==> flow/design.v <==
module gca_dlnv(
    input [31:0]    coord0,
    input [31:0]    coord1,
    input           ld,
    input           step,
    input           CLK,
    output          FC,
    output [20:0]   ADDR
);
    reg         [15:0] x0;
    reg         [15:0] y0;
    wire        [15:0] x1;
    wire        [15:0] y1;
    reg  signed [15:0] dx, dy;
    reg  signed [15:0] sx, sy;
    reg  signed [15:0] error;
    wire signed [15:0] e2;
    assign x1 = {5'b0, coord1[10:0]};
    assign y1 = {6'b0, coord1[20:11]};
    assign e2 = error <<< 1;
    assign ADDR = {y0[9:0], x0[10:0]};
    assign FC = !ld && (x0 == x1 && y0 == y1 || e2 >= dy && x0 == x1 || e2 <= dx && y0 == y1);
    always @(posedge CLK) begin
        if(ld) begin
            x0 <= {5'b0, coord0[10:0]};
            y0 <= {6'b0, coord0[20:11]};
            sx <= (x0 > x1) ? -16'd1 : 16'd1;
            sy <= (y0 > y1) ? -16'd1 : 16'd1;
            dx <= (x0 < x1) ? (x1 - x0) : (x0 - x1);
            dy <= (y1 < y0) ? (y1 - y0) : (y0 - y1);
            error <= dx + dy;
        end
        if(step && !ld) begin
            if(e2 >= dy) x0 <= x0 + sx;
            if(e2 <= dx) y0 <= y0 + sy;
            if(e2 >= dy && e2 <= dx)
                error <= error + dx + dy;
            else if(e2 >= dy)
                error <= error + dy;
            else if(e2 <= dx)
                error <= error + dx;
        end
    end
endmodule
From RTL to reports: gca_dlnv

The steps from the RTL of gca_dlnv to its reports follow in flow order.
Line numbers count from 1 in the design file above.
Cell names lack the library's common part.
The mark n/a stands for no value.

Top: gca_dlnv
Clock: CLK
Library: sky130hd
Timing corner: tt_025C_1v80

After elaboration

Source: Yosys, flattened and elaborated, memories not mapped. Widths are those after wreduce; folded enables and synchronous resets count as part of the registers. Registers that Yosys merges into a memory's read port (data or address) are not register bits. Print and check cells do not count. Equal cells are merged and count once.

$add $sub $neg: 10
Magnitude comparators: 6
Equal/unequal tests: 2
Muxes and demuxes: 15
Reduce/logical cells: 9

Operators with widths:

| cell                                                    | count |
| 16-bit two-way mux                                      | 15 |
| 16-bit adder                                            | 6 |
| 10-bit by 16-bit subtractor with 16-bit output          | 1 |
| 10-bit by 16-bit less-than comparator with 1-bit output | 1 |
| 11-bit by 16-bit subtractor with 16-bit output          | 1 |
| 16-bit by 10-bit subtractor with 16-bit output          | 1 |
| 16-bit by 10-bit > comparator with 1-bit output         | 1 |
| 16-bit by 10-bit == test with 1-bit output              | 1 |
| 16-bit by 11-bit subtractor with 16-bit output          | 1 |
| 16-bit by 11-bit > comparator with 1-bit output         | 1 |
| 16-bit by 11-bit less-than comparator with 1-bit output | 1 |
| 16-bit by 11-bit == test with 1-bit output              | 1 |
| 16-bit >= comparator                                    | 1 |
| 16-bit less-or-equal comparator                         | 1 |
| 1-bit logical AND                                       | 6 |
| 1-bit logical OR                                        | 2 |
| 1-bit zero test                                         | 1 |

Bits in registers: 112
Bits of input ports: 67
Output and inout bits: 22

Logic depth

Depth = most cells in a row (Yosys ltp): at word level without a register or memory, in the mapped netlist without a sequential cell, where the memories' decode and read muxes count.

Depth in word-level cells: 6
ABC_AREA: 0
Gate-level depth with buffers: 17
Gate-level depth less buffers: 17

Netlist

Source: synth_stat.txt of the flow (Yosys; design flattened, memories mapped). It holds for the ABC_AREA given above (unset counts as 0); a run with the other value may have another netlist.
Totals and module areas in this step are rounded.

Cell types:

| cell     | count | area in all (um2) |
| ha_1     | 158   | 1.98E+03 |
| edfxtp_1 | 34    | 1.02E+03 |
| dfxtp_1  | 47    | 940.902 |
| xnor2_1  | 58    | 507.987 |
| a21oi_1  | 95    | 475.456 |
| mux2i_1  | 39    | 390.374 |
| a21o_1   | 51    | 382.867 |
| inv_1    | 102   | 382.867 |
| nor2_1   | 83    | 311.549 |
| nand2_1  | 79    | 296.534 |
| xor2_1   | 33    | 289.027 |
| o21ai_0  | 54    | 270.259 |
| fa_1     | 10    | 200.192 |
| o21ai_1  | 37    | 185.178 |
| a211oi_1 | 23    | 172.666 |
| nor3_1   | 34    | 170.163 |
| o21a_1   | 22    | 165.158 |
| buf_4    | 21    | 157.651 |

Other cell types: 67; their cells: 283.

Mapped cells: 1263
Chip area (Yosys): 10400 um2
Sequential part of the area: 1960 um2
Mapped flip-flops: 81
Buffers: 56

Timing after synthesis

Source: OpenSTA report_checks on the synthesized netlist (no wires, ideal clock, input and output delay 20% of the period each), path of least setup slack; recovery checks are left aside. Register names are those of the netlist, which keeps one name where synthesis merged equal registers.

Path type: flip-flop to flip-flop
Start: register dx[0]
End: register error[14]
Clock period: 5.0 ns
Setup time: 0.069 ns
Launch time at the first pin: 0.000 ns
Arrival time: 3.688 ns
Required time: 4.931 ns
Path slack: 1.243 ns
Path delay: 3.757 ns
Driving pins on the path: 18
Synthesis period reached: 3.757 ns

"path delay" = arrival - input delay + setup time.
"driving pins on the path" counts driving pins, that of a launching flip-flop among them; a cell with two outputs on the path counts twice.
"synthesis period reached" = period - worst setup slack (recovery checks aside). The figure is calculated, with input and output delays left at 20% of the set period.
Between the ends stands the longest chain of elaborated cells between them, by number of cells; it is not shown to be the way that was timed. Of several equally long chains one is given.
A line is the first line of the expression or statement that the cell stems from. Yosys adds cells for indexed reads and writes and turns some case tables into memories.
A register here has more assigning lines than the two given.

Cell sequence: edfxtp_1 > ha_1 > fa_1 > a211oi_1 > o21ai_1 > a31oi_1 > o21bai_1 > a21o_1 > xor2_1 > ha_1 > nand2_1 > nor2_1 > a221o_1 > o41a_1 > xnor2_1 > nor2_1 > xnor3_1 > o21ai_1
Cells in the longest elaborated chain: 6

Ends and longest elaborated chain, post-synthesis:

| item               | line | RTL |
| start: declaration | 14   | `reg  signed [15:0] dx, dy;` |
| start: assignment  | 29   | `dx <= (x0 < x1) ? (x1 - x0) : (x0 - x1);` |
| 16-bit adder       | 31   | `error <= dx + dy;` |
| 16-bit two-way mux | 24   | `if(ld) begin` |
| 16-bit two-way mux | 40   | `else if(e2 <= dx)` |
| 16-bit two-way mux | 38   | `else if(e2 >= dy)` |
| 16-bit two-way mux | 36   | `if(e2 >= dy && e2 <= dx)` |
| 16-bit two-way mux | 33   | `if(step && !ld) begin` |
| end: assignment    | 31   |  |
| end: assignment    | 37   | `error <= error + dx + dy;` |
| end: declaration   | 16   | `reg  signed [15:0] error;` |

Timing after layout

Path of least setup slack in the final report of stored run 1 (OpenROAD, finished layout, wires in). Where an end is a register, its clock arrival counts in the times.

Path type: flip-flop to output port
Start: register dy[2]
End: output port FC
Clock period: 4.79 ns
Output delay: 0.96 ns
Launch time at the first pin: 0.35 ns
Arrival time: 3.01 ns
Required time: 3.83 ns
Path slack: 0.82 ns
Driving pins on the path: 14

Between the ends stands the longest chain of elaborated cells between them, by number of cells; it is not shown to be the way that was timed. Of several equally long chains one is given.

Cell sequence: edfxtp_1 > inv_1 > ha_1 > o21a_1 > o31ai_4 > a21oi_2 > o31a_1 > mux2i_4 > buf_8 > clkbuf_16 > nand2_4 > a22oi_2 > nor2_1 > buf_2
Cells in the longest elaborated chain: 5

Ends and longest elaborated chain, post-layout:

| item                 | line | RTL |
| start: declaration   | 14   | `reg  signed [15:0] dx, dy;` |
| start: assignment    | 30   | `dy <= (y1 < y0) ? (y1 - y0) : (y0 - y1);` |
| 16-bit >= comparator | 22   | `assign FC = !ld && (x0 == x1 && y0 == y1 \|\| e2 >= dy && x0 == x1 \|\| e2 <= dx && y0 == y1);` |
| 1-bit logical AND    | 22   |  |
| 1-bit logical OR x2  | 22   |  |
| 1-bit logical AND    | 22   |  |
| end: declaration     | 7    | `output          FC,` |

==> results <==
5 stored runs of gca_dlnv in the flow (synthesis by Yosys, layout by OpenROAD, sky130hd cells), in arbitrary order. Constraints: input delay and output delay 20% of the set period each, output load 0.01 pF.
"clock period reached": clock period set for the run, less the worst setup slack. It is reckoned from that one timing run; input and output delays stay at 20% of the period that was set.
"worst setup path time" is the time allowed to the run's worst setup path (the clock period less input and output delay, where it has them) less its slack. Clock arrival times count: a late capture clock shortens it, a late launch clock lengthens it.
Results are given in rounded form.
Among the settings, . means not set for that run.

| item                                                    | stored run 1             | stored run 2              | stored run 3              | stored run 4           | stored run 5              |
| CAP_MARGIN                                              | 0                        | 0                         | 5                         | 20                     | 15                        |
| CORE_MARGIN                                             | 8                        | 8                         | 2                         | 5                      | 5                         |
| CTS_CLUSTER_SIZE                                        | 49                       | 49                        | .                         | 49                     | .                         |
| GPL_TIMING_DRIVEN                                       | 0                        | 0                         | .                         | 0                      | 0                         |
| MIN_ROUTING_LAYER                                       | met2                     | met2                      | .                         | .                      | met2                      |
| SETUP_SLACK_MARGIN                                      | 1.18                     | 0.29                      | 1.51                      | 1.18                   | .                         |
| period_ns                                               | 4.79                     | 4.79                      | 7.39                      | 4.79                   | 4.27                      |
| CORE_UTILIZATION                                        | 40                       | 40                        | 26                        | 40                     | 32                        |
| SLEW_MARGIN                                             | 20                       | 15                        | 5                         | 20                     | 20                        |
| ABC_AREA                                                | .                        | 1                         | 0                         | .                      | 1                         |
| CELL_PAD_IN_SITES_GLOBAL_PLACEMENT                      | .                        | 1                         | .                         | .                      | 1                         |
| CORE_ASPECT_RATIO                                       | .                        | 1.92                      | .                         | .                      | 1.45                      |
| CTS_CLUSTER_DIAMETER                                    | .                        | 204                       | .                         | .                      | 356                       |
| GPL_ROUTABILITY_DRIVEN                                  | .                        | 0                         | .                         | .                      | 1                         |
| MAX_ROUTING_LAYER                                       | .                        | met4                      | .                         | .                      | .                         |
| CELL_PAD_IN_SITES_DETAIL_PLACEMENT                      | .                        | .                         | 2                         | .                      | .                         |
| PLACE_DENSITY_LB_ADDON                                  | .                        | .                         | 0.11                      | .                      | .                         |
| TNS_END_PERCENT                                         | .                        | .                         | 55                        | .                      | 55                        |
| HOLD_SLACK_MARGIN                                       | .                        | .                         | .                         | .                      | -0.04                     |
| PLACE_DENSITY                                           | .                        | .                         | .                         | .                      | 0.84                      |
| chip area after synthesis (Yosys) (um2)                 | 10400                    | 11100                     | 10400                     | 10400                  | 11100                     |
| full die area (um2)                                     | 31300                    | 33700                     | 41400                     | 29200                  | 38700                     |
| area of the standard cells in the finished layout (um2) | 12800                    | 12600                     | 11700                     | 12800                  | 12700                     |
| utilization after layout                                | 0.498                    | 0.46                      | 0.296                     | 0.507                  | 0.368                     |
| setup slack of the worst path (ns)                      | 0.817                    | 0.592                     | 1.72                      | 0.896                  | 0.282                     |
| final setup TNS (ns)                                    | 0.000                    | 0.000                     | 0.000                     | 0.000                  | 0.000                     |
| lowest hold slack (ns)                                  | 0.559                    | 0.532                     | 0.558                     | 0.548                  | 0.527                     |
| clock period reached (ns)                               | 3.973                    | 4.198                     | 5.675                     | 3.894                  | 3.988                     |
| worst setup path time (ns)                              | 3.01                     | 2.28                      | 2.72                      | 3.89                   | 2.28                      |
| critical path type                                      | flip-flop to output port | input port to output port | input port to output port | flip-flop to flip-flop | input port to output port |
